==> flow/design.v <==
module alu_top(clk, a, b, op, out, carry_out, over_flow, zero);
input clk;
input [31:0] a, b;
input [2:0] op;
output reg [31:0] out;
output reg carry_out, over_flow, zero;
reg [31:0] a_r, b_r;
reg [2:0] op_r;
wire [31:0] alu_out;
wire alu_carry_out, alu_over_flow, alu_zero;
ALU alu_core(a_r, b_r, op_r, alu_out, alu_carry_out, alu_over_flow, alu_zero);
always @(posedge clk) begin
	a_r <= a;
	b_r <= b;
	op_r <= op;
	out <= alu_out;
	carry_out <= alu_carry_out;
	over_flow <= alu_over_flow;
	zero <= alu_zero;
end
endmodule

module xorgate(a, b, out);
output[31:0] out;
input wire[31:0] a, b;
generate  
genvar index;
for (index = 0; index<32; index = index + 1)
	begin: xorgen
		xor xor1(out[index], a[index], b[index]);
	end
endgenerate
endmodule
module andgate(a, b, out);
output[31:0] out;
input[31:0] a, b;
generate  
genvar index;
for (index = 0; index<32; index = index + 1)
	begin: andgen
		and and1(out[index], a[index], b[index]);  
	end
endgenerate
endmodule
module orgate(a, b, out);
output[31:0] out;
input[31:0] a, b;
generate  
genvar index;
for (index = 0; index<32; index = index + 1)
	begin: orgen
		or or1(out[index], a[index], b[index]);
	end
endgenerate
endmodule
module adder(sum, carryout, a, b, carryin);
output sum, carryout;
input a, b, carryin;
xor sumbit(sum, a, b, carryin);
and bc(b_c, b, carryin);
and ac(a_c, a, carryin);
and ab(a_b, a, b);
or cout(carryout, b_c, a_c, a_b);
endmodule
module adder32Bit(addo, carryout, over_flow, A, B, carry_in);
output[31:0] addo;  
output carryout;  
output over_flow;  
input[31:0] A;  
input[31:0] B;  
input carry_in;
wire[31:0] carry_oarray;
adder adder_init (addo[0], carry_oarray[0], A[0], B[0], carry_in);
adder adder1 (addo[1], carry_oarray[1], A[1], B[1], carry_oarray[0]);
generate  
genvar index;
for (index = 2; index<32; index = index + 1)
	begin: add32b
	adder addergen (addo[index], carry_oarray[index], A[index], B[index], carry_oarray[index-1]);
	end
endgenerate
assign carryout = carry_oarray[31];
wire abxor, abcoutxor;
xor xor1(abxor, A[31], B[31]);
xor xor2(abcoutxor, carryout, abxor);
xor xor3(over_flow, addo[31], abcoutxor);
endmodule 
module slt(sum, overflow, slto);
input[31:0] sum;
input overflow;
output slto;
xor slt_xor(slto, sum[31], overflow);
endmodule
module structuralMultiplexer(out, mux_command, ando, oro, xoro, addo, slto);
output[31:0] out;
input[2:0] mux_command;  
input[31:0] ando;  
input[31:0] oro;  
input[31:0] xoro;  
input[31:0] addo;  
input slto;  
wire[2:0] inv_command;
wire[31:0] enableand, enableor, enablexor, enableadd;  
wire enableslt;  
not notCommand0(inv_command[0], mux_command[0]);  
not notCommand1(inv_command[1], mux_command[1]);
not notCommand2(inv_command[2], mux_command[2]);
and slt_and(enableslt, slto, inv_command[2], mux_command[1], inv_command[0]);
generate
genvar index;
for (index = 0; index<32; index = index + 1)
	begin: muxgen 
		and ando_and(enableand[index], ando[index], inv_command[2], mux_command[1], mux_command[0]);  
		and oro_and(enableor[index], oro[index], mux_command[2], inv_command[1], inv_command[0]);  
		and xoro_and(enablexor[index], xoro[index], inv_command[2], inv_command[1], mux_command[0]);  
		and addo_and(enableadd[index], addo[index], inv_command[2], inv_command[1], inv_command[0]);  
		or or1(out[index], enableand[index],  enableor[index], enablexor[index], enableadd[index], enableslt);  
	end
endgenerate
endmodule
module LUT(mux_command, a_inv, b_inv, carry_in, allow_overflow, addr);
output reg[2:0] mux_command;
output reg a_inv;
output reg b_inv;
output reg carry_in;
output reg allow_overflow;
input[2:0] addr;
always @ (addr) begin
	case(addr)
	3'd0: begin mux_command = 3'b000; a_inv = 0; b_inv = 0; carry_in = 0; allow_overflow = 1; end  
	3'd1: begin mux_command = 3'b000; a_inv = 0; b_inv = 1; carry_in = 1; allow_overflow = 1; end  
	3'd2: begin mux_command = 3'b001; a_inv = 0; b_inv = 0; carry_in = 0; allow_overflow = 1; end  
	3'd3: begin mux_command = 3'b010; a_inv = 0; b_inv = 1; carry_in = 1; allow_overflow = 0; end  
	3'd4: begin mux_command = 3'b011; a_inv = 0; b_inv = 0; carry_in = 0; allow_overflow = 1; end  
	3'd6: begin mux_command = 3'b011; a_inv = 1; b_inv = 1; carry_in = 0; allow_overflow = 1; end  
	3'd7: begin mux_command = 3'b100; a_inv = 0; b_inv = 0; carry_in = 0; allow_overflow = 1; end  
	3'd5: begin mux_command = 3'b100; a_inv = 1; b_inv = 1; carry_in = 0; allow_overflow = 1; end  
default: $display("Please check inputs");
endcase
end
endmodule
module ALU(a, b, addr, out, carry_out, over_flow, zero);
input[31:0] a, b;
input[2:0] addr;  
output[31:0] out;
output carry_out, over_flow, zero;
wire carry_in, b_inv;  
wire a_inv, allow_overflow;  
wire[2:0] mux_command;
wire[31:0] A, B;  
wire[31:0] addo, xoro, ando, oro;
wire slto;
LUT lookuptable(mux_command, a_inv, b_inv, carry_in, allow_overflow, addr);
generate
genvar index;
for (index = 0; index<32; index = index + 1)
	begin: abinv_gen
		xor a_invgen(A[index], a[index], a_inv);  
		xor b_invgen(B[index], b[index], b_inv);  
	end
endgenerate
andgate and_gate(A, B, ando);  
orgate or_gate(A, B, oro);  
xorgate xor_gate(A, B, xoro);  
adder32Bit add_gate(addo, carry_out, over_flow, A, B, carry_in);  
slt slt_gate(addo, over_flow, slto);
and allowoverflow_and(overflow, over_flow, allow_overflow);
structuralMultiplexer mux_structure(out, mux_command, ando, oro, xoro, addo, slto);
wire[31:0] equal;
generate  
genvar index1;
for (index1 = 0; index1 <32; index1 = index1+1)begin
                nor nor1(equal[index1], out[index1], 0);
end
endgenerate
and and1(zero, equal[0], equal[1], equal[2], equal[3],equal[4],equal[5],equal[6],equal[7],equal[8],equal[9],equal[10],equal[11],equal[12],equal[13],equal[14],equal[15],equal[16],equal[17],equal[18],equal[19],equal[20],equal[21],equal[22],equal[23],equal[24],equal[25],equal[26],equal[27],equal[28],equal[29],equal[30],equal[31]);
endmodule
; From RTL to reports: alu_top
; Module alu_top before and after one edit of its RTL, step after step.
; Lines under "orig" count in the file above, lines under "edited" in the edited file.
; "change" is "edited" less "orig", of the values as shown.
; Operators carry their Yosys type and port widths (W data, S select, Z words).
; Cell names lack the library's common part.
; Not given: --
[design]
design = alu_top
clk_port = clk
lib = sky130hd
lib_corner = tt_025C_1v80

; Diff
; The edit as a unified diff against the file above.
; The edit is scripted: it alters the design's behaviour and was not made to optimise anything.
; begin of diff
@@ -20,5 +20,4 @@
 end
 endmodule
-
 module xorgate(a, b, out);
 output[31:0] out;
@@ -151,5 +150,12 @@
 wire[31:0] addo, xoro, ando, oro;
 wire slto;
-LUT lookuptable(mux_command, a_inv, b_inv, carry_in, allow_overflow, addr);
+wire b_inv_p, b_inv_n;
+wire a_inv_p, a_inv_n;
+wire [2:0] mux_command_p, mux_command_n;
+LUT lookuptable(mux_command_p, a_inv_p, b_inv_p, carry_in, allow_overflow, addr);
+LUT lookuptable_2 (mux_command_n, a_inv_n, b_inv_n, , , ~addr);
+assign b_inv = b_inv_p ^ b_inv_n;
+assign a_inv = a_inv_p ^ a_inv_n;
+assign mux_command = mux_command_p ^ mux_command_n;
 generate
 genvar index;
; end of diff

; Word level
; Source: Yosys, flattened and elaborated, memories not mapped. Widths are those after wreduce; folded enables and synchronous resets count as part of the registers. Print and check cells do not count. Equal cells are merged and count once.
; Yosys's memory passes give these memory sizes; they may raise the number of words (mostly to a power of two), join words into wider ones and drop unused or constant bits.
[word_totals]
columns = element, orig, edited, change
row1 = out_inout_bits, 35, 35, 0
row2 = mem_count, 1, 2, 1
row3 = clocked_rd_ports_x_width, 7, 7, 0
row4 = reg_bits, 99, 102, 3
row5 = input_bits, 68, 68, 0
row6 = elab_cells, 911, 917, 6
row7 = romBits, 56, 112, 56
[mem_list]
columns = element, orig, edited
row1 = mem_shapes, 8x7 r1 w0, 8x7 r1 w0; 8x7 r1 w0
[op_classes]
columns = element, orig, edited, change
row1 = bitwise, 904, 908, 4
[ops]
columns = cell, orig, edited, change
row1 = $xor A1 B1 Y1, 131, 133, 2
row2 = $not A3 Y3, 0, 1, 1
row3 = $xor A3 B3 Y3, 0, 1, 1
row4 = $and A1 B1 Y1, 514, 514, 0
row5 = $or A1 B1 Y1, 224, 224, 0
row6 = $not A1 Y1, 35, 35, 0

; Logic depth
; Yosys ltp: most cells in a row. Word level: on the elaborated netlist, between registers, memories and ports. Mapped: between sequential cells and ports; inverters and the memories' decode and read muxes count.
[depth]
columns = element, orig, edited, change
row1 = depth_word, 136, 137, 1
row2 = ABC_AREA, 0, 0, --
row3 = mapped_depth, 45, 47, 2
row4 = ltp_nobuf, 42, 46, 4

; Synthesis result
; Source: synth_stat.txt of the flow (Yosys; design flattened, memories mapped). It holds for the ABC_AREA given above (unset counts as 0); a run with the other value may have another netlist.
[mapped]
columns = element, orig, edited, change
row1 = synth_area_um2, 6168.4, 6143.4, -25.0
row2 = seq_area_um2, 2102.0, 2162.1, 60.1
row3 = stdcells, 641, 583, -58
row4 = ffs, 105, 108, 3
row5 = buf_cells, 38, 32, -6
[by_type]
columns = cell, orig, edited, change
row1 = nand2_1, 55, 8, -47
row2 = o21ai_0, 45, 8, -37
row3 = xnor2_1, 1, 35, 34
row4 = xor2_1, 64, 34, -30
row5 = a211o_1, 1, 25, 24
row6 = o211ai_1, 1, 24, 23
row7 = or2_2, 4, 25, 21
row8 = a221oi_1, 3, 23, 20
row9 = clkbuf_1, 17, 6, -11
row10 = buf_1, 10, 1, -9
row11 = nand2b_1, 9, 0, -9
row12 = a22oi_1, 8, 0, -8
row13 = a222oi_1, 7, 0, -7
row14 = buf_6, 1, 7, 6
row15 = inv_1, 78, 73, -5
row16 = nand3_1, 8, 3, -5
row17 = a31oi_1, 5, 0, -5
row18 = mux4_2, 5, 0, -5
; The list need not be complete.
; By module: a second synthesis without flattening, with its own total; a netlist apart from the flattened one above.
[unflattened]
columns = element, orig, edited, change
row1 = cells_unflattened, 534, 554, 20
row2 = hier_area_um2, 5755.5, 5925.7, 170.2
; Rows give one instance, submodules left out.
[by_module_orig]
columns = mod, n_inst, area_um2, mod_seq_area_um2, n_cells
row1 = alu_top, 1, 2042.0, 2042.0, 102
row2 = structuralMultiplexer, 1, 1476.4, 0.0, 203
row3 = ALU, 1, 775.7, 0.0, 83
row4 = adder, 32, 20.0, 0.0, 1
row5 = xorgate, 1, 280.3, 0.0, 32
row6 = andgate, 1, 200.2, 0.0, 32
row7 = orgate, 1, 200.2, 0.0, 32
row8 = LUT, 1, 105.1, 0.0, 14
row9 = adder32Bit, 1, 26.3, 0.0, 3
row10 = slt, 1, 8.8, 0.0, 1
[by_module_edited]
columns = mod, n_inst, area_um2, mod_seq_area_um2, n_cells
row1 = alu_top, 1, 2042.0, 2042.0, 102
row2 = structuralMultiplexer, 1, 1476.4, 0.0, 203
row3 = ALU, 1, 840.8, 0.0, 89
row4 = adder, 32, 20.0, 0.0, 1
row5 = xorgate, 1, 280.3, 0.0, 32
row6 = LUT, 2, 105.1, 0.0, 14
row7 = andgate, 1, 200.2, 0.0, 32
row8 = orgate, 1, 200.2, 0.0, 32
row9 = adder32Bit, 1, 26.3, 0.0, 3
row10 = slt, 1, 8.8, 0.0, 1

; Path before layout
; Source: OpenSTA report_checks on the synthesized netlist (no wires, ideal clock, input and output delay 20% of the period each), path of least setup slack; recovery checks are left aside. Register names are those of the netlist, which keeps one name where synthesis merged equal registers.
[synth_path]
columns = element, orig, edited, change
row1 = path_kind, flip-flop to flip-flop, flip-flop to flip-flop, --
row2 = startpoint, register (no name shown), register op_r[0], --
row3 = endpoint, register zero, register zero, --
row4 = launch_ps, 0, 0, 0
row5 = setup_ps, 61, 88, 27
row6 = path_delay_ps, 15856, 16387, 531
row7 = arrival_time_ps, 15795, 16299, 504
row8 = setup_slack_ps, -1356, -1887, -531
row9 = path_stages, 44, 47, 3
row10 = period_ps, 14500, 14500, 0
row11 = required_ps, 14439, 14412, -27
row12 = path_buffers, 2, 1, -1
row13 = period_less_setup_slack_ps, 15856, 16387, 531
; "path_delay_ps" is the arrival time less input delay plus setup time.
; "path_stages" counts driving pins, that of a launching flip-flop among them; a cell with two outputs on the path counts twice.
; "period_less_setup_slack_ps" is the clock period less the worst setup slack; recovery checks do not enter. This is arithmetic on one report: input and output delays are still those of the set period (20% each).
; Between the ends stands the longest chain of elaborated cells between them, by number of cells; it is not shown to be the way that was timed. Of several equally long chains one is given.
; A line is the first line of the expression or statement that the cell stems from. Yosys adds cells for indexed reads and writes and turns some case tables into memories.
; The chain passes a memory read, where the word-level depth is cut; so it can be longer than that depth.
[synth_via_orig]
path_cell_list = dfxtp_1 clkbuf_1 buf_1 xor2_1 inv_1 fa_1 fa_1 fa_1 fa_1 fa_1 fa_1 fa_1 fa_1 fa_1 fa_1 fa_1 fa_1 fa_1 (+8 left out) fa_1 fa_1 fa_1 fa_1 fa_1 fa_1 fa_1 fa_1 fa_1 inv_1 fa_1 inv_1 fa_1 mux4_2 o21ai_0 nand4_1 a2111o_1 and4bb_1
elab_chain_cells = 136
cells_between = 868
cone_classes = logic: 868
[synth_lines_orig]
columns = element, line
row1 = $xor A1 B1 Y1, --
row2 = $and A1 B1 Y1, --
row3 = $or A1 B1 Y1 x2, --
row4 = $and A1 B1 Y1, --
row5 = $or A1 B1 Y1 x2, --
row6 = $and A1 B1 Y1, --
row7 = $or A1 B1 Y1 x2, --
row8 = (+84 left out), --
row9 = $and A1 B1 Y1, --
row10 = $or A1 B1 Y1 x2, --
row11 = $xor A1 B1 Y1 x3, --
row12 = $and A1 B1 Y1 x3, --
row13 = $or A1 B1 Y1, --
row14 = $not A1 Y1, --
row15 = $and A1 B1 Y1 x31, --
row16 = "end, declared", 6  ; output reg carry_out, over_flow, zero;
[synth_via_edited]
path_cell_list = dfxtp_1 inv_1 ha_1 nor2b_1 xnor2_1 clkbuf_1 xnor2_1 inv_1 fa_1 fa_1 fa_1 fa_1 fa_1 fa_1 fa_1 fa_1 fa_1 fa_1 (+11 left out) fa_1 fa_1 fa_1 fa_1 fa_1 fa_1 fa_1 fa_1 fa_1 inv_1 fa_1 inv_1 fa_1 nand3_1 nor2_2 a21o_1 or4b_1 nor4_2
elab_chain_cells = 139
cells_between = 909
cone_classes = logic: 908; memory: 1
[synth_lines_edited]
columns = element, line
row1 = "start, declared", 8  ; reg [2:0] op_r;
row2 = $not A3 Y3, --
row3 = $mem_v2 Z8 W7, --
row4 = $xor A1 B1 Y1 x2, --
row5 = $and A1 B1 Y1, --
row6 = $or A1 B1 Y1 x2, --
row7 = $and A1 B1 Y1, --
row8 = $or A1 B1 Y1 x2, --
row9 = (+87 left out), --
row10 = $and A1 B1 Y1, --
row11 = $or A1 B1 Y1 x2, --
row12 = $xor A1 B1 Y1 x3, --
row13 = $and A1 B1 Y1 x3, --
row14 = $or A1 B1 Y1, --
row15 = $not A1 Y1, --
row16 = $and A1 B1 Y1 x31, --
row17 = "end, declared", 6  ; output reg carry_out, over_flow, zero;
; Some nets on the timed path still bear RTL names; the line given drives or declares the net.
[synth_nets_edited]
columns = signal, line
row1 = alu_core.mux_structure.out[1], 94  ; output[31:0] out;

; Worst path after layout
; Path of least setup slack in the final report of the runs of set A (OpenROAD, finished layout, wires in). Where an end is a register, its clock arrival counts in the times.
; The path's times are printed in steps of 10 ps; the period is the one set.
[layout_path]
columns = element, orig, edited, change
row1 = path_kind, flip-flop to flip-flop, flip-flop to flip-flop, --
row2 = startpoint, register (no name shown), register op_r[0], --
row3 = endpoint, register zero, register zero, --
row4 = path_stages, 43, 47, 4
row5 = arrival_time_ps, 14110, 14310, 200
row6 = path_buffers, 1, 1, 0
row7 = launch_ps, 350, 350, 0
row8 = period_ps, 14200, 14200, 0
row9 = setup_ps, 60, 80, 20
row10 = setup_slack_ps, 390, 160, -230
row11 = required_ps, 14490, 14470, -20
; Between the ends stands the longest chain of elaborated cells between them, by number of cells; it is not shown to be the way that was timed. Of several equally long chains one is given.
[layout_via_orig]
path_cell_list = dfxtp_2 xor2_2 inv_2 fa_2 fa_2 fa_2 fa_2 fa_2 fa_2 fa_2 fa_2 fa_2 fa_2 fa_2 fa_2 fa_2 fa_2 fa_2 (+7 left out) fa_2 fa_2 fa_2 fa_2 fa_2 fa_2 fa_2 fa_1 inv_1 fa_2 inv_1 fa_2 buf_4 mux4_2 nor2_2 nand3_1 o41ai_2 and4bb_1
elab_chain_cells = 136
cells_between = 868
cone_classes = logic: 868
[layout_lines_orig]
columns = element, line
row1 = $xor A1 B1 Y1, --
row2 = $and A1 B1 Y1, --
row3 = $or A1 B1 Y1 x2, --
row4 = $and A1 B1 Y1, --
row5 = $or A1 B1 Y1 x2, --
row6 = $and A1 B1 Y1, --
row7 = $or A1 B1 Y1 x2, --
row8 = (+84 left out), --
row9 = $and A1 B1 Y1, --
row10 = $or A1 B1 Y1 x2, --
row11 = $xor A1 B1 Y1 x3, --
row12 = $and A1 B1 Y1 x3, --
row13 = $or A1 B1 Y1, --
row14 = $not A1 Y1, --
row15 = $and A1 B1 Y1 x31, --
row16 = "end, declared", 6  ; output reg carry_out, over_flow, zero;
[layout_via_edited]
path_cell_list = dfxtp_4 inv_2 ha_4 nor2b_4 buf_4 xnor2_4 xnor2_2 inv_2 fa_2 fa_2 fa_2 fa_2 fa_2 fa_2 fa_2 fa_2 fa_2 fa_2 (+11 left out) fa_2 fa_2 fa_2 fa_2 fa_2 fa_2 fa_2 fa_2 fa_2 inv_2 fa_2 inv_2 fa_2 nand3_2 nor2_4 a21o_1 or4b_4 nor4_2
cells_between = 909
cone_classes = logic: 908; memory: 1
[layout_lines_edited]
columns = element, line
row1 = "start, declared", 8  ; reg [2:0] op_r;
row2 = "end, declared", 6  ; output reg carry_out, over_flow, zero;
; edited: No chain of elaborated cells between the ends is given.
; Some nets on the timed path still bear RTL names; the line given drives or declares the net.
[layout_nets_edited]
columns = signal, line
row1 = alu_core.mux_structure.out[24], 94  ; output[31:0] out;

; Layout results
; Both versions went through the flow (Yosys, OpenROAD) with the same settings in each pair. Constraints: input delay and output delay 20% of the set period each, output load 0.01 pF.
[flow_settings_set_A]
CORE_UTILIZATION = 40
period_ns = 14.2
CAP_MARGIN = 20
CORE_MARGIN = 2
SLEW_MARGIN = 20
[measured_set_A]
columns = element, orig, edited, change
row1 = worst_setup_slack_ps, 387, 162, -225
row2 = post_route_util_frac, 0.525, 0.526, 0.001
row3 = synth_chip_area_um2, 6168.4, 6143.4, -25.0
row4 = die_footprint_um2, 16430.1, 16366.1, -64.0
row5 = fin_power_uw, 1102, 1221, 119
[flow_settings_set_B]
CAP_MARGIN = 35
CELL_PAD_IN_SITES_GLOBAL_PLACEMENT = 1
CORE_MARGIN = 10
CORE_UTILIZATION = 48
MAX_ROUTING_LAYER = met5
MIN_ROUTING_LAYER = met1
PLACE_DENSITY_LB_ADDON = 0.01
SLEW_MARGIN = 10
TNS_END_PERCENT = 20
period_ns = 9.9
[measured_set_B]
columns = element, orig, edited, change
row1 = worst_setup_slack_ps, -3576, -3874, -298
row2 = post_route_util_frac, 0.663, 0.655, -0.008
row3 = synth_chip_area_um2, 6168.4, 6143.4, -25.0
row4 = die_footprint_um2, 17784.9, 17723.6, -61.3
row5 = fin_power_uw, 1593, 1851, 258
; "fin_power_uw" is the tool's figure for a default switching activity; nothing was simulated.
